==> flow/design.v <==
typedef enum logic [2:0] {
	S_IDLE,
	S_ENABLE_UART_RX,
	S_WAIT_UART_RX,
	S_M1,
	S_M2,
	S_M3
}top_state_type;
typedef enum logic [5:0] {
	S_M1_IDLE,
	S_M1_Lead_in_0,
	S_M1_Lead_in_1,
	S_M1_Lead_in_2,
	S_M1_Lead_in_3,
	S_M1_Lead_in_4,
	S_M1_Lead_in_5,
	S_M1_Lead_in_6,
	S_M1_Lead_in_7,
	S_M1_Lead_in_8,
	S_M1_Loop_0,
	S_M1_Loop_1,
	S_M1_Loop_2,
	S_M1_Loop_3,
	S_M1_Loop_4,
	S_M1_Loop_5,
	S_M1_Loop_6,
	S_M1_Loop_7,
	S_M1_Loop_8,
	S_M1_Loop_9,
	S_M1_Loop_10,
	S_M1_Loop_11,
	S_M1_Loop_12,
	S_M1_Loop_13,
	S_M1_Loop_14,
	S_M1_Loop_15,
	S_M1_Lead_out_0,
	S_M1_Lead_out_1,
	S_M1_Lead_out_2,
	S_M1_Lead_out_3,
	S_M1_Lead_out_4,
	S_M1_Lead_out_5,
	S_M1_Lead_out_6,
	S_M1_Lead_out_7,
	S_M1_Lead_out_8,
	S_M1_Lead_out_9,
	S_M1_Lead_out_10,
	S_M1_Lead_out_11,
	S_M1_Lead_out_12,
	S_M1_Lead_out_13,
	S_M1_Lead_out_14,
	S_M1_Lead_out_15,
	S_M1_Lead_out_16,
	S_M1_Lead_out_17,
	S_M1_Lead_out_18,
	S_M1_Lead_out_19,
	S_M1_Lead_out_20,
	S_M1_Lead_out_21,
	S_M1_Lead_out_22,
	S_M1_Lead_out_23,
	S_M1_Lead_out_24,
	S_M1_Lead_out_25,
	S_M1_Lead_out_26,
	S_M1_Lead_out_27,
	S_M1_Lead_out_28,
	S_M1_Lead_out_29,
	S_M1_1,
	S_M1_DONE
}M1_state_type;
typedef enum logic [2:0] {
	S_M2_IDLE,
	S_M2_1,
	S_M2_DONE
}M2_state_type;
typedef enum logic [2:0] {
	S_M3_IDLE,
	S_M3_1,
	S_M3_DONE
}M3_state_type;
typedef enum logic [1:0] {
	S_RXC_IDLE,
	S_RXC_SYNC,
	S_RXC_ASSEMBLE_DATA,
	S_RXC_STOP_BIT
} RX_Controller_state_type;
typedef enum logic [2:0] {
	S_US_IDLE,
	S_US_STRIP_FILE_HEADER_1,
	S_US_STRIP_FILE_HEADER_2,
	S_US_START_FIRST_BYTE_RECEIVE,
	S_US_WRITE_FIRST_BYTE,
	S_US_START_SECOND_BYTE_RECEIVE,
	S_US_WRITE_SECOND_BYTE
} UART_SRAM_state_type;
typedef enum logic [3:0] {
	S_VS_WAIT_NEW_PIXEL_ROW,
	S_VS_NEW_PIXEL_ROW_DELAY_1,
	S_VS_NEW_PIXEL_ROW_DELAY_2,
	S_VS_NEW_PIXEL_ROW_DELAY_3,
	S_VS_NEW_PIXEL_ROW_DELAY_4,
	S_VS_NEW_PIXEL_ROW_DELAY_5,
	S_VS_FETCH_PIXEL_DATA_0,
	S_VS_FETCH_PIXEL_DATA_1,
	S_VS_FETCH_PIXEL_DATA_2,
	S_VS_FETCH_PIXEL_DATA_3
} VGA_SRAM_state_type;
`timescale 1ns/100ps
`default_nettype none
module M1 (
    input logic CLOCK_50_I,                    
    input logic resetn,                        
    input logic M1_start,
    output logic M1_done,
    input logic [15:0] M1_SRAM_read_data,
    output logic [15:0] M1_SRAM_write_data,
    output logic [17:0] M1_SRAM_address,
    output logic M1_SRAM_we_n,
    output logic [31:0] M1_mult_1_in1,
    output logic [31:0] M1_mult_1_in2,
    output logic [31:0] M1_mult_2_in1,
    output logic [31:0] M1_mult_2_in2,
    output logic [31:0] M1_mult_3_in1,
    output logic [31:0] M1_mult_3_in2,
    input logic [63:0] M1_mult_res_1,
    input logic [63:0] M1_mult_res_2,
    input logic [63:0] M1_mult_res_3
);
M1_state_type top_state;
parameter Y_base_address = 18'd0,
            U_base_address = 18'd38400,
             V_base_address = 18'd57600,
             RGB_base_address = 18'd146944,
        R_rem = 32'd14608704,
        G_rem = 32'd8879296,
        B_rem = 32'd18148672,
        Y_coe = 18'd76284,
        R_U_coe = 18'd0,
        R_V_coe = 18'd104595,
        G_U_coe = 18'd25624,
        G_V_coe = 18'd53281,
        B_U_coe = 18'd132251,
        B_V_coe = 18'd0,
        UV_5_coe = 18'd21,
        UV_3_coe = 18'd52,
        UV_1_coe = 18'd159,
        UV_rem = 18'd128;
logic [31:0] mult_op_1, mult_op_2, mult_op_3, mult_op_4, mult_op_5, mult_op_6;
logic [63:0] mult_res_1, mult_res_2, mult_res_3;
assign M1_mult_1_in1 = mult_op_1;
assign M1_mult_1_in2 = mult_op_2;
assign M1_mult_2_in1 = mult_op_3;
assign M1_mult_2_in2 = mult_op_4;
assign M1_mult_3_in1 = mult_op_5;
assign M1_mult_3_in2 = mult_op_6;
assign mult_res_1 = M1_mult_res_1;
assign mult_res_2 = M1_mult_res_2;
assign mult_res_3 = M1_mult_res_3;
logic [17:0] Y_counter;
logic [17:0] U_V_counter;
logic [17:0] RGB_counter;
logic [7:0] line_counter;
logic [15:0] Y_data;  
logic [7:0] U_prime_data;  
logic [7:0] U_buffer;  
logic [7:0] U_jplus5_data;
logic [7:0] U_jplus3_data;
logic [7:0] U_jplus1_data;
logic [7:0] U_jminus1_data;
logic [7:0] U_jminus3_data;
logic [7:0] U_jminus5_data;
logic [7:0] V_prime_data;  
logic [7:0] V_buffer;  
logic [7:0] V_jplus5_data;
logic [7:0] V_jplus3_data;
logic [7:0] V_jplus1_data;
logic [7:0] V_jminus1_data;
logic [7:0] V_jminus3_data;
logic [7:0] V_jminus5_data;
logic [63:0] R_data;  
logic [63:0] G_data;  
logic [63:0] B_data;  
logic start_buf;
always @(posedge CLOCK_50_I or negedge resetn) begin
    if (~resetn) begin
        top_state <= S_M1_IDLE;
        start_buf <= 1'b0;
        M1_done <= 1'b0;
        mult_op_1 <= 32'd0;
        mult_op_2 <= 32'd0;
        mult_op_3 <= 32'd0;
        mult_op_4 <= 32'd0;
        mult_op_5 <= 32'd0;
        mult_op_6 <= 32'd0;
        Y_counter <= 18'd0;
        U_V_counter <= 18'd0;
        RGB_counter <= 18'd0;
        Y_data <= 16'd0;
        U_prime_data <= 8'd0;
        U_buffer <= 8'd0;
        U_jplus5_data <= 8'd0;
        U_jplus3_data <= 8'd0;
        U_jplus1_data <= 8'd0;
        U_jminus1_data <= 8'd0;
        U_jminus3_data <= 8'd0;
        U_jminus5_data <= 8'd0;
        V_prime_data <= 8'd0;
        V_buffer <= 8'd0;
        V_jplus5_data <= 8'd0;
        V_jplus3_data <= 8'd0;
        V_jplus1_data <= 8'd0;
        V_jminus1_data <= 8'd0;
        V_jminus3_data <= 8'd0;
        V_jminus5_data <= 8'd0;
        R_data <= 8'd0;
        G_data <= 8'd0;
        B_data <= 8'd0;
        M1_SRAM_address <= 18'd0;
        M1_SRAM_write_data <= 16'd0;
        M1_SRAM_we_n <= 1'b1;
    end else begin
			start_buf <= M1_start;
        case (top_state)
        S_M1_IDLE: begin
            if(M1_start && ~start_buf) begin
              M1_SRAM_address <= Y_base_address + Y_counter;
                top_state <= S_M1_Lead_in_0;
            end
        end
        S_M1_Lead_in_0: begin
            M1_SRAM_address <= U_base_address + U_V_counter;
            M1_SRAM_we_n <= 1'b1;
            top_state <= S_M1_Lead_in_1;
        end
        S_M1_Lead_in_1: begin
            M1_SRAM_address <= V_base_address + U_V_counter;
            U_V_counter <= U_V_counter + 18'd1;
            top_state <= S_M1_Lead_in_2;
        end
        S_M1_Lead_in_2: begin
            M1_SRAM_address <= U_base_address + U_V_counter;
            Y_data <= M1_SRAM_read_data;  
            top_state <= S_M1_Lead_in_3;
        end
        S_M1_Lead_in_3: begin
            M1_SRAM_address <= V_base_address + U_V_counter;
            U_prime_data <= M1_SRAM_read_data[15:8];  
            U_jplus1_data <= M1_SRAM_read_data[7:0];  
            U_jminus1_data <= M1_SRAM_read_data[15:8];  
            U_jminus3_data <= M1_SRAM_read_data[15:8];  
            U_jminus5_data <= M1_SRAM_read_data[15:8];  
            top_state <= S_M1_Lead_in_4;
        end
        S_M1_Lead_in_4: begin
            V_prime_data <= M1_SRAM_read_data[15:8];  
            V_jplus1_data <= M1_SRAM_read_data[7:0];  
            V_jminus1_data <= M1_SRAM_read_data[15:8];  
            V_jminus3_data <= M1_SRAM_read_data[15:8];  
            V_jminus5_data <= M1_SRAM_read_data[15:8];  
            mult_op_1 <= Y_coe;
            mult_op_2 <= Y_data[15:8];
            mult_op_3 <= R_U_coe;
            mult_op_4 <= U_prime_data;
            mult_op_5 <= R_V_coe;
            mult_op_6 <= M1_SRAM_read_data[15:8];
            top_state <= S_M1_Lead_in_5;
        end
        S_M1_Lead_in_5: begin
            U_jplus5_data <= M1_SRAM_read_data[7:0];  
            U_jplus3_data <= M1_SRAM_read_data[15:8];  
            R_data <= (mult_res_1 + mult_res_3 - R_rem);
            mult_op_3 <= G_U_coe;
            mult_op_5 <= G_V_coe;
            top_state <= S_M1_Lead_in_6;
        end
        S_M1_Lead_in_6: begin
            V_jplus5_data <= M1_SRAM_read_data[7:0];  
            V_jplus3_data <= M1_SRAM_read_data[15:8];  
            G_data <= (mult_res_1 - mult_res_2 - mult_res_3 + G_rem);
            mult_op_3 <= B_U_coe;
            mult_op_5 <= B_V_coe;
        if (RGB_counter != 18'd0) RGB_counter <= RGB_counter + 18'd1;
            top_state <= S_M1_Lead_in_7;
        end
        S_M1_Lead_in_7: begin
            M1_SRAM_address <= RGB_base_address + RGB_counter;
            M1_SRAM_we_n <= 1'b0;
            M1_SRAM_write_data[15:8] <= (R_data[31] == 1'b1)?8'b0:((|R_data[30:24])?8'd255:R_data[23:16]);
            M1_SRAM_write_data[7:0] <= (G_data[31] == 1'b1)?8'b0:((|G_data[30:24])?8'd255:G_data[23:16]);;
            B_data <= (mult_res_1 + mult_res_2 - B_rem);
            mult_op_1 <= UV_5_coe;
            mult_op_2 <= U_jplus5_data + U_jminus5_data;
            mult_op_3 <= UV_3_coe;
            mult_op_4 <= U_jplus3_data + U_jminus3_data;
            mult_op_5 <= UV_1_coe;
            mult_op_6 <= U_jplus1_data + U_jminus1_data;
            Y_counter <= Y_counter + 18'd1;
            top_state <= S_M1_Lead_in_8;
        end
        S_M1_Lead_in_8: begin
            M1_SRAM_address <= Y_base_address + Y_counter;
            M1_SRAM_we_n <= 1'b1;
            U_prime_data <= (mult_res_1 - mult_res_2 + mult_res_3 + UV_rem) >> 8;
            mult_op_1 <= UV_5_coe;
            mult_op_2 <= V_jplus5_data + V_jminus5_data;
            mult_op_3 <= UV_3_coe;
            mult_op_4 <= V_jplus3_data + V_jminus3_data;
            mult_op_5 <= UV_1_coe;
            mult_op_6 <= V_jplus1_data + V_jminus1_data;
            U_V_counter <= U_V_counter + 18'd1;
            top_state <= S_M1_Loop_0;
        end
        S_M1_Loop_0: begin
            M1_SRAM_address <= U_base_address + U_V_counter;
            V_prime_data <= (mult_res_1 - mult_res_2 + mult_res_3 + UV_rem) >> 8;
            mult_op_1 <= Y_coe;
            mult_op_2 <= Y_data[7:0];
            mult_op_3 <= R_U_coe;
            mult_op_4 <= U_prime_data;
            mult_op_5 <= R_V_coe;
            mult_op_6 <= (mult_res_1 - mult_res_2 + mult_res_3 + UV_rem) >> 8;
            top_state <= S_M1_Loop_1;
        end
        S_M1_Loop_1: begin
            M1_SRAM_address <= V_base_address + U_V_counter;
            R_data <= (mult_res_1 + mult_res_3 - R_rem);
            mult_op_3 <= G_U_coe;
            mult_op_5 <= G_V_coe;
            RGB_counter <= RGB_counter + 18'd1;
            top_state <= S_M1_Loop_2;
        end
        S_M1_Loop_2: begin
            M1_SRAM_address <= RGB_base_address + RGB_counter;
            Y_data <= M1_SRAM_read_data;  
            M1_SRAM_we_n <= 1'b0;
            M1_SRAM_write_data[15:8] <= (B_data[31] == 1'b1)?8'b0:((|B_data[30:24])?8'd255:B_data[23:16]);;
            M1_SRAM_write_data[7:0] <= (R_data[31] == 1'b1)?8'b0:((|R_data[30:24])?8'd255:R_data[23:16]);;
            U_prime_data <= U_jplus1_data;
            G_data <= (mult_res_1 - mult_res_2 - mult_res_3 + G_rem);
            mult_op_3 <= B_U_coe;
            mult_op_5 <= B_V_coe;
            top_state <= S_M1_Loop_3;
        end
        S_M1_Loop_3: begin
            M1_SRAM_we_n <= 1'b1;
            U_buffer <= M1_SRAM_read_data[7:0];  
            U_jplus5_data <= M1_SRAM_read_data[15:8];  
            U_jplus3_data <= U_jplus5_data;  
            U_jplus1_data <= U_jplus3_data;  
            U_jminus1_data <= U_jplus1_data;  
            U_jminus3_data <= U_jminus1_data;
            U_jminus5_data <= U_jminus3_data;
            V_prime_data <= V_jplus1_data;
            B_data <= (mult_res_1 + mult_res_2 - B_rem);
            mult_op_1 <= Y_coe;
            mult_op_2 <= Y_data[15:8];
            mult_op_3 <= R_U_coe;
            mult_op_4 <= U_prime_data;
            mult_op_5 <= R_V_coe;
            mult_op_6 <= V_jplus1_data;
            RGB_counter <= RGB_counter + 18'd1;
            top_state <= S_M1_Loop_4;
        end
        S_M1_Loop_4: begin
            M1_SRAM_address <= RGB_base_address + RGB_counter;
            M1_SRAM_we_n <= 1'b0;
            M1_SRAM_write_data[15:8] <= (G_data[31] == 1'b1)?8'b0:((|G_data[30:24])?8'd255:G_data[23:16]);;
            M1_SRAM_write_data[7:0] <= (B_data[31] == 1'b1)?8'b0:((|B_data[30:24])?8'd255:B_data[23:16]);;
            V_buffer <= M1_SRAM_read_data[7:0];  
            V_jplus5_data <= M1_SRAM_read_data[15:8];  
            V_jplus3_data <= V_jplus5_data;  
            V_jplus1_data <= V_jplus3_data;  
            V_jminus1_data <= V_jplus1_data;  
            V_jminus3_data <= V_jminus1_data;
            V_jminus5_data <= V_jminus3_data;
            R_data <= (mult_res_1 + mult_res_3 - R_rem);
            mult_op_3 <= G_U_coe;
            mult_op_5 <= G_V_coe;
            top_state <= S_M1_Loop_5;
        end
        S_M1_Loop_5: begin
            M1_SRAM_we_n <= 1'b1;
            G_data <= (mult_res_1 - mult_res_2 - mult_res_3 + G_rem);
            mult_op_3 <= B_U_coe;
            mult_op_5 <= B_V_coe;
            RGB_counter <= RGB_counter + 18'd1;
            top_state <= S_M1_Loop_6;
        end
        S_M1_Loop_6: begin
            M1_SRAM_address <= RGB_base_address + RGB_counter;
            M1_SRAM_we_n <= 1'b0;
            M1_SRAM_write_data[15:8] <= (R_data[31] == 1'b1)?8'b0:((|R_data[30:24])?8'd255:R_data[23:16]);;
            M1_SRAM_write_data[7:0] <= (G_data[31] == 1'b1)?8'b0:((|G_data[30:24])?8'd255:G_data[23:16]);;
            B_data <= (mult_res_1 + mult_res_2 - B_rem);
            mult_op_1 <= UV_5_coe;
            mult_op_2 <= U_jplus5_data + U_jminus5_data;
            mult_op_3 <= UV_3_coe;
            mult_op_4 <= U_jplus3_data + U_jminus3_data;
            mult_op_5 <= UV_1_coe;
            mult_op_6 <= U_jplus1_data + U_jminus1_data;
            Y_counter <= Y_counter + 18'd1;
            top_state <= S_M1_Loop_7;
        end
        S_M1_Loop_7: begin
            M1_SRAM_address <= Y_base_address + Y_counter;
            M1_SRAM_we_n <= 1'b1;
            U_prime_data <= (mult_res_1 - mult_res_2 + mult_res_3 + UV_rem) >> 8;
            mult_op_2 <= V_jplus5_data + V_jminus5_data;
            mult_op_4 <= V_jplus3_data + V_jminus3_data;
            mult_op_6 <= V_jplus1_data + V_jminus1_data;
            top_state <= S_M1_Loop_8;
        end
        S_M1_Loop_8: begin
            V_prime_data <= (mult_res_1 - mult_res_2 + mult_res_3 + UV_rem) >> 8;
            mult_op_1 <= Y_coe;
            mult_op_2 <= Y_data[7:0];
            mult_op_3 <= R_U_coe;
            mult_op_4 <= U_prime_data;
            mult_op_5 <= R_V_coe;
            mult_op_6 <= (mult_res_1 - mult_res_2 + mult_res_3 + UV_rem) >> 8;
            top_state <= S_M1_Loop_9;
        end
        S_M1_Loop_9: begin
            R_data <= (mult_res_1 + mult_res_3 - R_rem);
            mult_op_3 <= G_U_coe;
            mult_op_5 <= G_V_coe;
            RGB_counter <= RGB_counter + 18'd1;
            top_state <= S_M1_Loop_10;
        end
        S_M1_Loop_10: begin
            M1_SRAM_address <= RGB_base_address + RGB_counter;
            Y_data <= M1_SRAM_read_data;  
            M1_SRAM_we_n <= 1'b0;
            M1_SRAM_write_data[15:8] <= (B_data[31] == 1'b1)?8'b0:((|B_data[30:24])?8'd255:B_data[23:16]);;
            M1_SRAM_write_data[7:0] <= (R_data[31] == 1'b1)?8'b0:((|R_data[30:24])?8'd255:R_data[23:16]);;
            U_prime_data <= U_jplus1_data;
            G_data <= (mult_res_1 - mult_res_2 - mult_res_3 + G_rem);
            mult_op_3 <= B_U_coe;
            mult_op_5 <= B_V_coe;
            top_state <= S_M1_Loop_11;
        end
        S_M1_Loop_11: begin
            M1_SRAM_we_n <= 1'b1;
            U_jplus5_data <= U_buffer;
            U_jplus3_data <= U_jplus5_data;  
            U_jplus1_data <= U_jplus3_data;  
            U_jminus1_data <= U_jplus1_data;  
            U_jminus3_data <= U_jminus1_data;
            U_jminus5_data <= U_jminus3_data;
            V_prime_data <= V_jplus1_data;
            B_data <= (mult_res_1 + mult_res_2 - B_rem);
            mult_op_1 <= Y_coe;
            mult_op_2 <= Y_data[15:8];
            mult_op_3 <= R_U_coe;
            mult_op_4 <= U_prime_data;
            mult_op_5 <= R_V_coe;
            mult_op_6 <= V_jplus1_data;
            RGB_counter <= RGB_counter + 18'd1;
            top_state <= S_M1_Loop_12;
        end
        S_M1_Loop_12: begin
            M1_SRAM_address <= RGB_base_address + RGB_counter;
            M1_SRAM_we_n <= 1'b0;
            M1_SRAM_write_data[15:8] <= (G_data[31] == 1'b1)?8'b0:((|G_data[30:24])?8'd255:G_data[23:16]);;
            M1_SRAM_write_data[7:0] <= (B_data[31] == 1'b1)?8'b0:((|B_data[30:24])?8'd255:B_data[23:16]);;
            V_jplus5_data <= V_buffer;
            V_jplus3_data <= V_jplus5_data;
            V_jplus1_data <= V_jplus3_data;
            V_jminus1_data <= V_jplus1_data;
            V_jminus3_data <= V_jminus1_data;
            V_jminus5_data <= V_jminus3_data;
            R_data <= (mult_res_1 + mult_res_3 - R_rem);
            mult_op_3 <= G_U_coe;
            mult_op_5 <= G_V_coe;
            top_state <= S_M1_Loop_13;
        end
        S_M1_Loop_13: begin
            M1_SRAM_we_n <= 1'b1;
            G_data <= (mult_res_1 - mult_res_2 - mult_res_3 + G_rem);
            mult_op_3 <= B_U_coe;
            mult_op_5 <= B_V_coe;
            RGB_counter <= RGB_counter + 18'd1;
            top_state <= S_M1_Loop_14;
        end
        S_M1_Loop_14: begin
            M1_SRAM_address <= RGB_base_address + RGB_counter;
            M1_SRAM_we_n <= 1'b0;
            M1_SRAM_write_data[15:8] <= (R_data[31] == 1'b1)?8'b0:((|R_data[30:24])?8'd255:R_data[23:16]);;
            M1_SRAM_write_data[7:0] <= (G_data[31] == 1'b1)?8'b0:((|G_data[30:24])?8'd255:G_data[23:16]);;
            B_data <= (mult_res_1 + mult_res_2 - B_rem);
            mult_op_1 <= UV_5_coe;
            mult_op_2 <= U_jplus5_data + U_jminus5_data;
            mult_op_3 <= UV_3_coe;
            mult_op_4 <= U_jplus3_data + U_jminus3_data;
            mult_op_5 <= UV_1_coe;
            mult_op_6 <= U_jplus1_data + U_jminus1_data;
            Y_counter <= Y_counter + 18'd1;
            top_state <= S_M1_Loop_15;
        end
        S_M1_Loop_15: begin
            M1_SRAM_address <= Y_base_address + Y_counter;
            M1_SRAM_we_n <= 1'b1;
            U_prime_data <= (mult_res_1 - mult_res_2 + mult_res_3 + UV_rem) >> 8;
            mult_op_2 <= V_jplus5_data + V_jminus5_data;
            mult_op_4 <= V_jplus3_data + V_jminus3_data;
            mult_op_6 <= V_jplus1_data + V_jminus1_data;
            if (U_V_counter % 18'd80 == 18'd79) begin
                top_state <= S_M1_Lead_out_0;
            end else begin
                U_V_counter <= U_V_counter + 18'd1;
                top_state <= S_M1_Loop_0;
        end
        end
        S_M1_Lead_out_0: begin
                        V_prime_data <= (mult_res_1 - mult_res_2 + mult_res_3 + UV_rem) >> 8;
                        mult_op_1 <= Y_coe;
                        mult_op_2 <= Y_data[7:0];
                        mult_op_3 <= R_U_coe;
                        mult_op_4 <= U_prime_data;
                        mult_op_5 <= R_V_coe;
                        mult_op_6 <= ((mult_res_1 - mult_res_2 + mult_res_3 + UV_rem) >> 8);
            top_state <= S_M1_Lead_out_1;
        end
        S_M1_Lead_out_1: begin
                        R_data <= (mult_res_1 + mult_res_3 - R_rem);
                        mult_op_3 <= G_U_coe;
                        mult_op_5 <= G_V_coe;
                        RGB_counter <= RGB_counter + 18'd1;
            top_state <= S_M1_Lead_out_2;
        end
        S_M1_Lead_out_2: begin
                        M1_SRAM_address <= RGB_base_address + RGB_counter;
                        Y_data <= M1_SRAM_read_data;
                        M1_SRAM_we_n <= 1'b0;
                        M1_SRAM_write_data[15:8] <= (B_data[31] == 1'b1)?8'b0:((|B_data[30:24])?8'd255:B_data[23:16]);;
                        M1_SRAM_write_data[7:0] <= (R_data[31] == 1'b1)?8'b0:((|R_data[30:24])?8'd255:R_data[23:16]);;
                        U_prime_data <= U_jplus1_data;
                        G_data <= (mult_res_1 - mult_res_2 - mult_res_3 + G_rem);
                        mult_op_3 <= B_U_coe;
                        mult_op_5 <= B_V_coe;
            top_state <= S_M1_Lead_out_3;
        end
        S_M1_Lead_out_3: begin
                        M1_SRAM_we_n <= 1'b1;
                        U_jplus3_data <= U_jplus5_data;
                        U_jplus1_data <= U_jplus3_data;
                        U_jminus1_data <= U_jplus1_data;
                        U_jminus3_data <= U_jminus1_data;
                        U_jminus5_data <= U_jminus3_data;
                        V_prime_data <= V_jplus1_data;
                        B_data <= (mult_res_1 + mult_res_2 - B_rem);
                        mult_op_1 <= Y_coe;
                        mult_op_2 <= Y_data[15:8];
                        mult_op_3 <= R_U_coe;
                        mult_op_4 <= U_prime_data;
                        mult_op_5 <= R_V_coe;
                        mult_op_6 <= V_jplus1_data;
                        RGB_counter <= RGB_counter + 18'd1;
            top_state <= S_M1_Lead_out_4;
        end
        S_M1_Lead_out_4: begin
                        M1_SRAM_address <= RGB_base_address + RGB_counter;
                        M1_SRAM_we_n <= 1'b0;
                        M1_SRAM_write_data[15:8] <= (G_data[31] == 1'b1)?8'b0:((|G_data[30:24])?8'd255:G_data[23:16]);;
                        M1_SRAM_write_data[7:0] <= (B_data[31] == 1'b1)?8'b0:((|B_data[30:24])?8'd255:B_data[23:16]);;
                        V_jplus3_data <= V_jplus5_data;
                        V_jplus1_data <= V_jplus3_data;
                        V_jminus1_data <= V_jplus1_data;
                        V_jminus3_data <= V_jminus1_data;
                        V_jminus5_data <= V_jminus3_data;
                        R_data <= (mult_res_1 + mult_res_3 - R_rem);
                        mult_op_3 <= G_U_coe;
                        mult_op_5 <= G_V_coe;
            top_state <= S_M1_Lead_out_5;
        end
        S_M1_Lead_out_5: begin
                        M1_SRAM_we_n <= 1'b1;
                        G_data <= (mult_res_1 - mult_res_2 - mult_res_3 + G_rem);
                        mult_op_3 <= B_U_coe;
                        mult_op_5 <= B_V_coe;
                        RGB_counter <= RGB_counter + 18'd1;
            top_state <= S_M1_Lead_out_6;
        end
        S_M1_Lead_out_6: begin
                        M1_SRAM_address <= RGB_base_address + RGB_counter;
                        M1_SRAM_we_n <= 1'b0;
                        M1_SRAM_write_data[15:8] <= (R_data[31] == 1'b1)?8'b0:((|R_data[30:24])?8'd255:R_data[23:16]);;
                        M1_SRAM_write_data[7:0] <= (G_data[31] == 1'b1)?8'b0:((|G_data[30:24])?8'd255:G_data[23:16]);;
                        B_data <= (mult_res_1 + mult_res_2 - B_rem);
                        mult_op_1 <= UV_5_coe;
                        mult_op_2 <= U_jplus5_data + U_jminus5_data;
                        mult_op_3 <= UV_3_coe;
                        mult_op_4 <= U_jplus3_data + U_jminus3_data;
                        mult_op_5 <= UV_1_coe;
                        mult_op_6 <= U_jplus1_data + U_jminus1_data;
                        Y_counter <= Y_counter + 18'd1;
            top_state <= S_M1_Lead_out_7;
        end
        S_M1_Lead_out_7: begin
                        M1_SRAM_address <= Y_base_address + Y_counter;
                        M1_SRAM_we_n <= 1'b1;
                        U_prime_data <= (mult_res_1 - mult_res_2 + mult_res_3 + UV_rem) >> 8;
                        mult_op_2 <= V_jplus5_data + V_jminus5_data;
                        mult_op_4 <= V_jplus3_data + V_jminus3_data;
                        mult_op_6 <= V_jplus1_data + V_jminus1_data;
            top_state <= S_M1_Lead_out_8;
        end
        S_M1_Lead_out_8: begin
                        V_prime_data <= (mult_res_1 - mult_res_2 + mult_res_3 + UV_rem) >> 8;
                        mult_op_1 <= Y_coe;
                        mult_op_2 <= Y_data[7:0];
                        mult_op_3 <= R_U_coe;
                        mult_op_4 <= U_prime_data;
                        mult_op_5 <= R_V_coe;
                        mult_op_6 <= ((mult_res_1 - mult_res_2 + mult_res_3 + UV_rem) >> 8);
            top_state <= S_M1_Lead_out_9;
        end
        S_M1_Lead_out_9: begin
                        R_data <= (mult_res_1 + mult_res_3 - R_rem);
                        mult_op_3 <= G_U_coe;
                        mult_op_5 <= G_V_coe;
                        RGB_counter <= RGB_counter + 18'd1;
            top_state <= S_M1_Lead_out_10;
        end
        S_M1_Lead_out_10: begin
                        M1_SRAM_address <= RGB_base_address + RGB_counter;
                        Y_data <= M1_SRAM_read_data;
                        M1_SRAM_we_n <= 1'b0;
                        M1_SRAM_write_data[15:8] <= (B_data[31] == 1'b1)?8'b0:((|B_data[30:24])?8'd255:B_data[23:16]);;
                        M1_SRAM_write_data[7:0] <= (R_data[31] == 1'b1)?8'b0:((|R_data[30:24])?8'd255:R_data[23:16]);;
                        U_prime_data <= U_jplus1_data;
                        G_data <= (mult_res_1 - mult_res_2 - mult_res_3 + G_rem);
                        mult_op_3 <= B_U_coe;
                        mult_op_5 <= B_V_coe;
            top_state <= S_M1_Lead_out_11;
        end
        S_M1_Lead_out_11: begin
                        M1_SRAM_we_n <= 1'b1;
                        U_jplus1_data <= U_jplus3_data;
                        U_jminus1_data <= U_jplus1_data;
                        U_jminus3_data <= U_jminus1_data;
                        U_jminus5_data <= U_jminus3_data;
                        V_prime_data <= V_jplus1_data;
                        B_data <= (mult_res_1 + mult_res_2 - B_rem);
                        mult_op_1 <= Y_coe;
                        mult_op_2 <= Y_data[15:8];
                        mult_op_3 <= R_U_coe;
                        mult_op_4 <= U_prime_data;
                        mult_op_5 <= R_V_coe;
                        mult_op_6 <= V_jplus1_data;
                        RGB_counter <= RGB_counter + 18'd1;
            top_state <= S_M1_Lead_out_12;
        end
        S_M1_Lead_out_12: begin
                        M1_SRAM_address <= RGB_base_address + RGB_counter;
                        M1_SRAM_we_n <= 1'b0;
                        M1_SRAM_write_data[15:8] <= (G_data[31] == 1'b1)?8'b0:((|G_data[30:24])?8'd255:G_data[23:16]);;
                        M1_SRAM_write_data[7:0] <= (B_data[31] == 1'b1)?8'b0:((|B_data[30:24])?8'd255:B_data[23:16]);;
                        V_jplus1_data <= V_jplus3_data;
                        V_jminus1_data <= V_jplus1_data;
                        V_jminus3_data <= V_jminus1_data;
                        V_jminus5_data <= V_jminus3_data;
                        R_data <= (mult_res_1 + mult_res_3 - R_rem);
                        mult_op_3 <= G_U_coe;
                        mult_op_5 <= G_V_coe;
            top_state <= S_M1_Lead_out_13;
        end
        S_M1_Lead_out_13: begin
                        M1_SRAM_we_n <= 1'b1;
                        G_data <= (mult_res_1 - mult_res_2 - mult_res_3 + G_rem);
                        mult_op_3 <= B_U_coe;
                        mult_op_5 <= B_V_coe;
                        RGB_counter <= RGB_counter + 18'd1;
            top_state <= S_M1_Lead_out_14;
        end
        S_M1_Lead_out_14: begin
                        M1_SRAM_address <= RGB_base_address + RGB_counter;
                        M1_SRAM_we_n <= 1'b0;
                        M1_SRAM_write_data[15:8] <= (R_data[31] == 1'b1)?8'b0:((|R_data[30:24])?8'd255:R_data[23:16]);;
                        M1_SRAM_write_data[7:0] <= (G_data[31] == 1'b1)?8'b0:((|G_data[30:24])?8'd255:G_data[23:16]);;
                        B_data <= (mult_res_1 + mult_res_2 - B_rem);
                        mult_op_1 <= UV_5_coe;
                        mult_op_2 <= U_jplus5_data + U_jminus5_data;
                        mult_op_3 <= UV_3_coe;
                        mult_op_4 <= U_jplus3_data + U_jminus3_data;
                        mult_op_5 <= UV_1_coe;
                        mult_op_6 <= U_jplus1_data + U_jminus1_data;
                        Y_counter <= Y_counter + 18'd1;
            top_state <= S_M1_Lead_out_15;
        end
        S_M1_Lead_out_15: begin
                        M1_SRAM_address <= Y_base_address + Y_counter;
                        M1_SRAM_we_n <= 1'b1;
                        U_prime_data <= (mult_res_1 - mult_res_2 + mult_res_3 + UV_rem) >> 8;
                        mult_op_2 <= V_jplus5_data + V_jminus5_data;
                        mult_op_4 <= V_jplus3_data + V_jminus3_data;
                        mult_op_6 <= V_jplus1_data + V_jminus1_data;
            top_state <= S_M1_Lead_out_16;
        end
        S_M1_Lead_out_16: begin
                        V_prime_data <= (mult_res_1 - mult_res_2 + mult_res_3 + UV_rem) >> 8;
                        mult_op_1 <= Y_coe;
                        mult_op_2 <= Y_data[7:0];
                        mult_op_3 <= R_U_coe;
                        mult_op_4 <= U_prime_data;
                        mult_op_5 <= R_V_coe;
                        mult_op_6 <= ((mult_res_1 - mult_res_2 + mult_res_3 + UV_rem) >> 8);
            top_state <= S_M1_Lead_out_17;
        end
        S_M1_Lead_out_17: begin
                        R_data <= (mult_res_1 + mult_res_3 - R_rem);
                        mult_op_3 <= G_U_coe;
                        mult_op_5 <= G_V_coe;
                        RGB_counter <= RGB_counter + 18'd1;
            top_state <= S_M1_Lead_out_18;
        end
        S_M1_Lead_out_18: begin
                        M1_SRAM_address <= RGB_base_address + RGB_counter;
                        Y_data <= M1_SRAM_read_data;
                        M1_SRAM_we_n <= 1'b0;
                        M1_SRAM_write_data[15:8] <= (B_data[31] == 1'b1)?8'b0:((|B_data[30:24])?8'd255:B_data[23:16]);;
                        M1_SRAM_write_data[7:0] <= (R_data[31] == 1'b1)?8'b0:((|R_data[30:24])?8'd255:R_data[23:16]);;
                        U_prime_data <= U_jplus1_data;
                        G_data <= (mult_res_1 - mult_res_2 - mult_res_3 + G_rem);
                        mult_op_3 <= B_U_coe;
                        mult_op_5 <= B_V_coe;
            top_state <= S_M1_Lead_out_19;
        end
        S_M1_Lead_out_19: begin
                        M1_SRAM_we_n <= 1'b1;
                        U_jminus1_data <= U_jplus1_data;
                        U_jminus3_data <= U_jminus1_data;
                        U_jminus5_data <= U_jminus3_data;
                        V_prime_data <= V_jplus1_data;
                        B_data <= (mult_res_1 + mult_res_2 - B_rem);
                        mult_op_1 <= Y_coe;
                        mult_op_2 <= Y_data[15:8];
                        mult_op_3 <= R_U_coe;
                        mult_op_4 <= U_prime_data;
                        mult_op_5 <= R_V_coe;
                        mult_op_6 <= V_jplus1_data;
                        RGB_counter <= RGB_counter + 18'd1;
            top_state <= S_M1_Lead_out_20;
        end
        S_M1_Lead_out_20: begin
                        M1_SRAM_address <= RGB_base_address + RGB_counter;
                        M1_SRAM_we_n <= 1'b0;
                        M1_SRAM_write_data[15:8] <= (G_data[31] == 1'b1)?8'b0:((|G_data[30:24])?8'd255:G_data[23:16]);;
                        M1_SRAM_write_data[7:0] <= (B_data[31] == 1'b1)?8'b0:((|B_data[30:24])?8'd255:B_data[23:16]);;
                        V_jminus1_data <= V_jplus1_data;
                        V_jminus3_data <= V_jminus1_data;
                        V_jminus5_data <= V_jminus3_data;
                        R_data <= (mult_res_1 + mult_res_3 - R_rem);
                        mult_op_3 <= G_U_coe;
                        mult_op_5 <= G_V_coe;
            top_state <= S_M1_Lead_out_21;
        end
        S_M1_Lead_out_21: begin
                        M1_SRAM_we_n <= 1'b1;
                        G_data <= (mult_res_1 - mult_res_2 - mult_res_3 + G_rem);
                        mult_op_3 <= B_U_coe;
                        mult_op_5 <= B_V_coe;
                        RGB_counter <= RGB_counter + 18'd1;
            top_state <= S_M1_Lead_out_22;
        end
        S_M1_Lead_out_22: begin
                        M1_SRAM_address <= RGB_base_address + RGB_counter;
                        M1_SRAM_we_n <= 1'b0;
                        M1_SRAM_write_data[15:8] <= (R_data[31] == 1'b1)?8'b0:((|R_data[30:24])?8'd255:R_data[23:16]);;
                        M1_SRAM_write_data[7:0] <= (G_data[31] == 1'b1)?8'b0:((|G_data[30:24])?8'd255:G_data[23:16]);;
                        B_data <= (mult_res_1 + mult_res_2 - B_rem);
                        mult_op_1 <= UV_5_coe;
                        mult_op_2 <= U_jplus5_data + U_jminus5_data;
                        mult_op_3 <= UV_3_coe;
                        mult_op_4 <= U_jplus3_data + U_jminus3_data;
                        mult_op_5 <= UV_1_coe;
                        mult_op_6 <= U_jplus1_data + U_jminus1_data;
            top_state <= S_M1_Lead_out_23;
        end
        S_M1_Lead_out_23: begin
                        M1_SRAM_we_n <= 1'b1;
                        U_prime_data <= (mult_res_1 - mult_res_2 + mult_res_3 + UV_rem) >> 8;
                        mult_op_2 <= V_jplus5_data + V_jminus5_data;
                        mult_op_4 <= V_jplus3_data + V_jminus3_data;
                        mult_op_6 <= V_jplus1_data + V_jminus1_data;
            top_state <= S_M1_Lead_out_24;
        end
        S_M1_Lead_out_24: begin
                        V_prime_data <= (mult_res_1 - mult_res_2 + mult_res_3 + UV_rem) >> 8;
                        mult_op_1 <= Y_coe;
                        mult_op_2 <= Y_data[7:0];
                        mult_op_3 <= R_U_coe;
                        mult_op_4 <= U_prime_data;
                        mult_op_5 <= R_V_coe;
                        mult_op_6 <= ((mult_res_1 - mult_res_2 + mult_res_3 + UV_rem) >> 8);
            top_state <= S_M1_Lead_out_25;
        end
        S_M1_Lead_out_25: begin
                        R_data <= (mult_res_1 + mult_res_3 - R_rem);
                        mult_op_3 <= G_U_coe;
                        mult_op_5 <= G_V_coe;
                        RGB_counter <= RGB_counter + 18'd1;
            top_state <= S_M1_Lead_out_26;
        end
        S_M1_Lead_out_26: begin
                        M1_SRAM_address <= RGB_base_address + RGB_counter;
                        M1_SRAM_we_n <= 1'b0;
                        M1_SRAM_write_data[15:8] <= (B_data[31] == 1'b1)?8'b0:((|B_data[30:24])?8'd255:B_data[23:16]);;
                        M1_SRAM_write_data[7:0] <= (R_data[31] == 1'b1)?8'b0:((|R_data[30:24])?8'd255:R_data[23:16]);;
                        G_data <= (mult_res_1 - mult_res_2 - mult_res_3 + G_rem);
                        mult_op_3 <= B_U_coe;
                        mult_op_5 <= B_V_coe;
            top_state <= S_M1_Lead_out_27;
        end
        S_M1_Lead_out_27: begin
                        M1_SRAM_we_n <= 1'b1;
                        B_data <= (mult_res_1 + M1_mult_res_2 - B_rem);
                        RGB_counter <= RGB_counter + 18'd1;
            top_state <= S_M1_Lead_out_28;
        end
        S_M1_Lead_out_28: begin
                        M1_SRAM_address <= RGB_base_address + RGB_counter;
                        M1_SRAM_we_n <= 1'b0;
                        M1_SRAM_write_data[15:8] <= (G_data[31] == 1'b1)?8'b0:((|G_data[30:24])?8'd255:G_data[23:16]);;
                        M1_SRAM_write_data[7:0] <= (B_data[31] == 1'b1)?8'b0:((|B_data[30:24])?8'd255:B_data[23:16]);;
            Y_counter <= Y_counter + 18'd1;
            top_state <= S_M1_Lead_out_29;
        end
        S_M1_Lead_out_29: begin
            M1_SRAM_we_n <= 1'b1;
            M1_SRAM_address <= Y_base_address + Y_counter;
            if (Y_counter >= 18'd38399) begin
                top_state <= S_M1_1;
            end else begin
                U_V_counter <= U_V_counter + 18'd1;
                top_state <= S_M1_Lead_in_0;
            end
        end
        S_M1_1: begin
            top_state <= S_M1_DONE;
        end
        S_M1_DONE: begin
            M1_done <= 1'b1;
        end
        default: top_state <= S_M1_IDLE;
        endcase
    end
end
endmodule
`timescale 1ns/100ps
`default_nettype none
module upsample_csc (
    input  logic        clk,
    input  logic        resetn,
    input  logic        start,
    output logic        done,
    input  logic [15:0] sram_read_data,
    output logic [15:0] sram_write_data,
    output logic [17:0] sram_address,
    output logic        sram_we_n
);
logic [31:0] mult_1_in1, mult_1_in2;
logic [31:0] mult_2_in1, mult_2_in2;
logic [31:0] mult_3_in1, mult_3_in2;
logic [63:0] mult_1_res, mult_2_res, mult_3_res;
assign mult_1_res = mult_1_in1 * mult_1_in2;
assign mult_2_res = mult_2_in1 * mult_2_in2;
assign mult_3_res = mult_3_in1 * mult_3_in2;
M1 M1_unit (
    .CLOCK_50_I(clk),
    .resetn(resetn),
    .M1_start(start),
    .M1_done(done),
    .M1_SRAM_read_data(sram_read_data),
    .M1_SRAM_write_data(sram_write_data),
    .M1_SRAM_address(sram_address),
    .M1_SRAM_we_n(sram_we_n),
    .M1_mult_1_in1(mult_1_in1),
    .M1_mult_1_in2(mult_1_in2),
    .M1_mult_2_in1(mult_2_in1),
    .M1_mult_2_in2(mult_2_in2),
    .M1_mult_3_in1(mult_3_in1),
    .M1_mult_3_in2(mult_3_in2),
    .M1_mult_res_1(mult_1_res),
    .M1_mult_res_2(mult_2_res),
    .M1_mult_res_3(mult_3_res)
);
endmodule
; Step by step through the tools: upsample_csc
; What the tools print for upsample_csc, step after step.
; Line numbers count from 1 in the design file above.
; The mark - stands for no value.
[design]
top = upsample_csc
clock = clk
library = sky130hd
lib_corner = tt_025C_1v80

; Elaborated design
; Source: Yosys, flattened and elaborated, memories not mapped. Widths are those after wreduce. Registers that Yosys merges into a memory's read port (data or address) are not register bits. Print and check cells do not count.
[bits]
input_bits = 19
out_inout_bits = 36
reg_bits = 521
[classes]
n_eq = 62
add_sub_neg = 21
logic = 2
mux = 39
multipliers = 3
n_reduce_logical = 56
div = 1
compare = 1
[op_table]
columns = op, count
row1 = 32-bit by 32-bit multiplier with 40-bit output, 3
row2 = 32-bit parallel mux with 4-bit select, 3
row3 = 6-bit parallel mux with 58-bit select, 1
row4 = 32-bit parallel mux with 5-bit select, 1
row5 = 8-bit parallel mux with 2-bit select, 10
row6 = 6-bit == test with constant B, 26
row7 = 18-bit by 7-bit remainder unit with 18-bit output with constant B, 1
row8 = 8-bit parallel mux with 3-bit select, 5
row9 = 6-bit by 5-bit == test with 1-bit output with constant B, 16
row10 = 32-bit parallel mux with 3-bit select, 1
row11 = 18-bit parallel mux with 5-bit select, 1
row12 = 18-bit two-way mux, 4
row13 = 32-bit adder, 2
row14 = 32-bit parallel mux with 2-bit select, 1
row15 = 18-bit by 1-bit adder with 18-bit output with constant B, 3
row16 = 6-bit OR reduction, 9
row17 = 8-bit by 8-bit adder with 9-bit output, 6
row18 = 18-bit parallel mux with 3-bit select, 1
row19 = 12-bit OR reduction, 4
row20 = 6-bit by 4-bit == test with 1-bit output with constant B, 8
row21 = 8-bit two-way mux, 6
row22 = 40-bit adder, 1
row23 = 40-bit subtractor, 1
row24 = 40-bit by 8-bit adder with 40-bit output with constant B, 1
row25 = 16-bit by 18-bit adder with 18-bit output with constant A, 2
row26 = 18-bit nonzero test, 2
row27 = 18-bit parallel mux with 2-bit select, 1
row28 = 32-bit by 24-bit adder with 32-bit output with constant B, 1
; Not listed: further kinds 31, cells in them 64.

; Longest topological paths
; Depth = most cells in a row (Yosys ltp): at word level without a register or memory, in the mapped netlist without a sequential cell, where the memories' decode and read muxes count.
[depth]
depth_word = 5
ABC_AREA = 1
mapped_depth = 73
mapped_depth_nobuf = 71

; After synthesis
; The flow's flattened synthesis, as Yosys stat reports it; memories are mapped. The netlist is that of the ABC_AREA named above (0 if unset); the other value can give another one.
; The area totals of this step are shown rounded.
[by_type]
columns = cell, count, type_area_um2
row1 = sky130_fd_sc_hd__ha_1, 881, 1.1E+04
row2 = sky130_fd_sc_hd__dfrtp_1, 342, 8.56E+03
row3 = sky130_fd_sc_hd__fa_1, 373, 7.47E+03
row4 = sky130_fd_sc_hd__inv_1, 1400, 5255.04
row5 = sky130_fd_sc_hd__nand2_1, 1036, 3888.73
row6 = sky130_fd_sc_hd__xor2_1, 174, 1.52E+03
row7 = sky130_fd_sc_hd__a21oi_1, 283, 1.42E+03
row8 = sky130_fd_sc_hd__o21ai_0, 270, 1.35E+03
row9 = sky130_fd_sc_hd__nor2_1, 339, 1272.47
row10 = sky130_fd_sc_hd__nand3_1, 218, 1.09E+03
row11 = sky130_fd_sc_hd__xnor2_1, 55, 481.712
row12 = sky130_fd_sc_hd__clkbuf_1, 101, 379.114
row13 = sky130_fd_sc_hd__nand2_2, 44, 275.264
row14 = sky130_fd_sc_hd__a31oi_1, 41, 256.496
row15 = sky130_fd_sc_hd__nand3_2, 24, 240.23
row16 = sky130_fd_sc_hd__o21bai_1, 32, 240.23
row17 = sky130_fd_sc_hd__nand4_1, 37, 231.472
row18 = sky130_fd_sc_hd__nor3_1, 45, 225.216
; Other cell types: 50; their cells: 325.
[mapped]
n_buf = 115
ff_cells = 343
sequential_area_um2 = 8580
stdcells = 6020
mapped_area_um2 = 47700

; Path before layout
; Source: OpenSTA report_checks on the synthesized netlist (no wires, ideal clock, input and output delay 20% of the period each), path of least setup slack; recovery checks are left aside. Register names are those of the netlist, which keeps one name where synthesis merged equal registers.
[synth_path]
kind = reg2reg
startpoint = register M1_unit.mult_op_1[13]
endpoint = register M1_unit.mult_op_6[29]
tclk_ps = 11000
stages = 57
path_delay_ps = 9668
launch_ps = 0
path_buffers = 1
t_arrival_ps = 9546
path_slack_ps = 1333
t_required_ps = 10878
synth_period_reached_ps = 9667
; "path_delay_ps" is the arrival time less input delay plus setup time.
; "stages" counts driving pins, that of a launching flip-flop among them; a cell with two outputs on the path counts twice.
; "synth_period_reached_ps" = period - worst setup slack (recovery checks aside). The figure is calculated, with input and output delays left at 20% of the set period.
; The rows between start and end are the longest chain of elaborated cells between them; the timing report does not say that the signal goes this way. Where chains are equally long, one stands for them.
; Each line given opens the expression or statement behind the cell; cells for indexed reads and writes are added by Yosys, which also makes memories of some case tables.
; At most two assigning lines are given for a register; there are more.
[synth_via]
cell_sequence = sky130_fd_sc_hd__dfrtp_1 sky130_fd_sc_hd__clkbuf_1 sky130_fd_sc_hd__nand2_1 sky130_fd_sc_hd__inv_1 sky130_fd_sc_hd__fa_1 sky130_fd_sc_hd__fa_1 sky130_fd_sc_hd__fa_1 sky130_fd_sc_hd__ha_1 sky130_fd_sc_hd__ha_1 sky130_fd_sc_hd__ha_1 sky130_fd_sc_hd__ha_1 sky130_fd_sc_hd__inv_1 sky130_fd_sc_hd__fa_1 sky130_fd_sc_hd__inv_1 sky130_fd_sc_hd__ha_1 sky130_fd_sc_hd__a21oi_1 sky130_fd_sc_hd__o21ai_0 sky130_fd_sc_hd__xor2_1 [... 21 more ...] sky130_fd_sc_hd__nand2_1 sky130_fd_sc_hd__nand2_1 sky130_fd_sc_hd__nand2_1 sky130_fd_sc_hd__nand2_1 sky130_fd_sc_hd__nand2_1 sky130_fd_sc_hd__nand2_1 sky130_fd_sc_hd__nand2_1 sky130_fd_sc_hd__nand2_1 sky130_fd_sc_hd__nand2_1 sky130_fd_sc_hd__nand2_1 sky130_fd_sc_hd__nand2_1 sky130_fd_sc_hd__nand2_1 sky130_fd_sc_hd__a21oi_1 sky130_fd_sc_hd__o21ai_0 sky130_fd_sc_hd__nand2_1 sky130_fd_sc_hd__o21ai_0 sky130_fd_sc_hd__or2_2 sky130_fd_sc_hd__a32o_1
elab_chain_len = 5
cells_between = 5
[synth_rtl]
columns = item, line_no
row1 = from (decl), 146  ; logic [31:0] mult_op_1, mult_op_2, mult_op_3, mult_op_4, mult_op_5, mult_op_6;
row2 = from (assign), 258  ; mult_op_1 <= Y_coe;
row3 = from (assign), 289  ; mult_op_1 <= UV_5_coe;
row4 = 32-bit by 32-bit multiplier with 40-bit output, 864  ; assign mult_1_res = mult_1_in1 * mult_1_in2;
row5 = 40-bit subtractor, 319  ; mult_op_6 <= (mult_res_1 - mult_res_2 + mult_res_3 + UV_rem) >> 8;
row6 = 40-bit adder, 319
row7 = 40-bit by 8-bit adder with 40-bit output, 319
row8 = 32-bit parallel mux with 5-bit select, 221  ; case (top_state)
row9 = to (assign), 263  ; mult_op_6 <= M1_SRAM_read_data[15:8];
row10 = to (assign), 294  ; mult_op_6 <= U_jplus1_data + U_jminus1_data;
row11 = to (decl), 146

; Timing after layout
; From the final timing report of run 1: the path of least setup slack in the routed layout; clock arrival at registers is part of the times.
; The path's times are printed in steps of 10 ps; the period is the one set.
[layout_path]
kind = reg2reg
startpoint = register M1_unit.mult_op_1[13]
endpoint = register M1_unit.mult_op_6[29]
t_arrival_ps = 10930
t_required_ps = 13730
launch_ps = 660
path_buffers = 1
tclk_ps = 13200
path_slack_ps = 2800
stages = 52
; The rows between start and end are the longest chain of elaborated cells between them; the timing report does not say that the signal goes this way. Where chains are equally long, one stands for them.
; At most two assigning lines are given for a register; there are more.
[layout_via]
cell_sequence = sky130_fd_sc_hd__dfrtp_2 sky130_fd_sc_hd__nand2_1 sky130_fd_sc_hd__clkinvlp_4 sky130_fd_sc_hd__fa_1 sky130_fd_sc_hd__fa_1 sky130_fd_sc_hd__fa_1 sky130_fd_sc_hd__ha_1 sky130_fd_sc_hd__ha_1 sky130_fd_sc_hd__ha_1 sky130_fd_sc_hd__inv_1 sky130_fd_sc_hd__fa_1 sky130_fd_sc_hd__fa_1 sky130_fd_sc_hd__inv_1 sky130_fd_sc_hd__ha_1 sky130_fd_sc_hd__inv_1 sky130_fd_sc_hd__o21ai_1 sky130_fd_sc_hd__a21o_1 sky130_fd_sc_hd__a21oi_1 [... 16 more ...] sky130_fd_sc_hd__nor2_1 sky130_fd_sc_hd__xnor2_1 sky130_fd_sc_hd__ha_1 sky130_fd_sc_hd__ha_1 sky130_fd_sc_hd__nand2_1 sky130_fd_sc_hd__nand2_1 sky130_fd_sc_hd__nand2_1 sky130_fd_sc_hd__nand2_1 sky130_fd_sc_hd__nand2_1 sky130_fd_sc_hd__nand2_1 sky130_fd_sc_hd__nand2_1 sky130_fd_sc_hd__nand2_1 sky130_fd_sc_hd__a21oi_2 sky130_fd_sc_hd__o21ai_1 sky130_fd_sc_hd__nand2_1 sky130_fd_sc_hd__o21ai_0 sky130_fd_sc_hd__or2_2 sky130_fd_sc_hd__a32o_1
elab_chain_len = 5
cells_between = 5
[layout_rtl]
columns = item, line_no
row1 = from (decl), 146  ; logic [31:0] mult_op_1, mult_op_2, mult_op_3, mult_op_4, mult_op_5, mult_op_6;
row2 = from (assign), 258  ; mult_op_1 <= Y_coe;
row3 = from (assign), 289  ; mult_op_1 <= UV_5_coe;
row4 = 32-bit by 32-bit multiplier with 40-bit output, 864  ; assign mult_1_res = mult_1_in1 * mult_1_in2;
row5 = 40-bit subtractor, 319  ; mult_op_6 <= (mult_res_1 - mult_res_2 + mult_res_3 + UV_rem) >> 8;
row6 = 40-bit adder, 319
row7 = 40-bit by 8-bit adder with 40-bit output, 319
row8 = 32-bit parallel mux with 5-bit select, 221  ; case (top_state)
row9 = to (assign), 263  ; mult_op_6 <= M1_SRAM_read_data[15:8];
row10 = to (assign), 294  ; mult_op_6 <= U_jplus1_data + U_jminus1_data;
row11 = to (decl), 146

; upsample_csc through Yosys and OpenROAD on sky130hd: 5 stored runs, unordered, with their settings and measured results. The constraints put input and output delay at 20% of the set period each and load the outputs with 0.01 pF.
; "achievedPeriod_ps" = clock period - worst setup slack. The figure is calculated, with input and output delays left at 20% of the set period.
; "critical_path_time_ps": the worst setup path's part of the clock period (all of it between registers, 20% less for each end at a port) less its slack. A launch clock that arrives late makes it longer, a capture clock that arrives late makes it shorter.
; "critical_path_time_ps" is given in steps of 10 ps.
; Results are given in rounded form.

[run 1: settings]
ABC_AREA = 1
CAP_MARGIN = 5
CELL_PAD_IN_SITES_DETAIL_PLACEMENT = 0
CELL_PAD_IN_SITES_GLOBAL_PLACEMENT = 2
CORE_MARGIN = 7
CORE_UTILIZATION = 18
CTS_CLUSTER_DIAMETER = 55
GPL_ROUTABILITY_DRIVEN = 0
MAX_ROUTING_LAYER = met4
MIN_ROUTING_LAYER = met1
PLACE_DENSITY = 0.64
SETUP_SLACK_MARGIN = 2.06
SLEW_MARGIN = 30
period_ns = 13.2
[run 1: results]
finalUtil_pct = 20.9
die_um2 = 279000
achievedPeriod_ps = 10396
yosys_chip_area_um2 = 47700
setup_ws_ps = 2800
post_route_stdcell_area_um2 = 54900
total_negative_slack_ps = 0
worst_hold_slack_ps = 480
critical_path_time_ps = 10400
path_kind = reg2reg

[run 2: settings]
CAP_MARGIN = 15
CELL_PAD_IN_SITES_DETAIL_PLACEMENT = 1
CELL_PAD_IN_SITES_GLOBAL_PLACEMENT = 3
CORE_UTILIZATION = 40
PLACE_DENSITY_LB_ADDON = 0.13
period_ns = 11.0
CORE_MARGIN = 2
SLEW_MARGIN = 20
[run 2: results]
finalUtil_pct = 45.1
die_um2 = 121000
achievedPeriod_ps = 10521
yosys_chip_area_um2 = 47300
setup_ws_ps = 479
post_route_stdcell_area_um2 = 53100
total_negative_slack_ps = 0
worst_hold_slack_ps = 474
critical_path_time_ps = 10520
path_kind = reg2reg

[run 3: settings]
ABC_AREA = 1
CAP_MARGIN = 5
CELL_PAD_IN_SITES_DETAIL_PLACEMENT = 0
CELL_PAD_IN_SITES_GLOBAL_PLACEMENT = 2
CORE_MARGIN = 7
CORE_UTILIZATION = 43
CTS_CLUSTER_DIAMETER = 55
GPL_ROUTABILITY_DRIVEN = 0
MAX_ROUTING_LAYER = met4
MIN_ROUTING_LAYER = met1
PLACE_DENSITY = 0.64
SETUP_SLACK_MARGIN = -0.72
SLEW_MARGIN = 30
TNS_END_PERCENT = 85
period_ns = 7.82
[run 3: results]
finalUtil_pct = 56.1
die_um2 = 120000
achievedPeriod_ps = 9542
yosys_chip_area_um2 = 47700
setup_ws_ps = -1720
post_route_stdcell_area_um2 = 61400
total_negative_slack_ps = -57100
worst_hold_slack_ps = 472
critical_path_time_ps = 9540
path_kind = reg2reg

[run 4: settings]
CORE_UTILIZATION = 44
PLACE_DENSITY = 0.6
period_ns = 10.7
CAP_MARGIN = 20
CORE_MARGIN = 2
SLEW_MARGIN = 20
[run 4: results]
finalUtil_pct = 49.9
die_um2 = 110000
achievedPeriod_ps = 10336
yosys_chip_area_um2 = 47300
setup_ws_ps = 364
post_route_stdcell_area_um2 = 53300
total_negative_slack_ps = 0
worst_hold_slack_ps = 469
critical_path_time_ps = 10340
path_kind = reg2reg

[run 5: settings]
CAP_MARGIN = 20
CELL_PAD_IN_SITES_DETAIL_PLACEMENT = 0
CELL_PAD_IN_SITES_GLOBAL_PLACEMENT = 0
CORE_ASPECT_RATIO = 0.94
CORE_UTILIZATION = 64
CTS_CLUSTER_DIAMETER = 305
GPL_TIMING_DRIVEN = 0
MAX_ROUTING_LAYER = met4
MIN_ROUTING_LAYER = met2
SETUP_SLACK_MARGIN = 2.0
period_ns = 8.32
CORE_MARGIN = 2
SLEW_MARGIN = 20
[run 5: results]
outcome = did not finish, routing stopped with GRT-0116
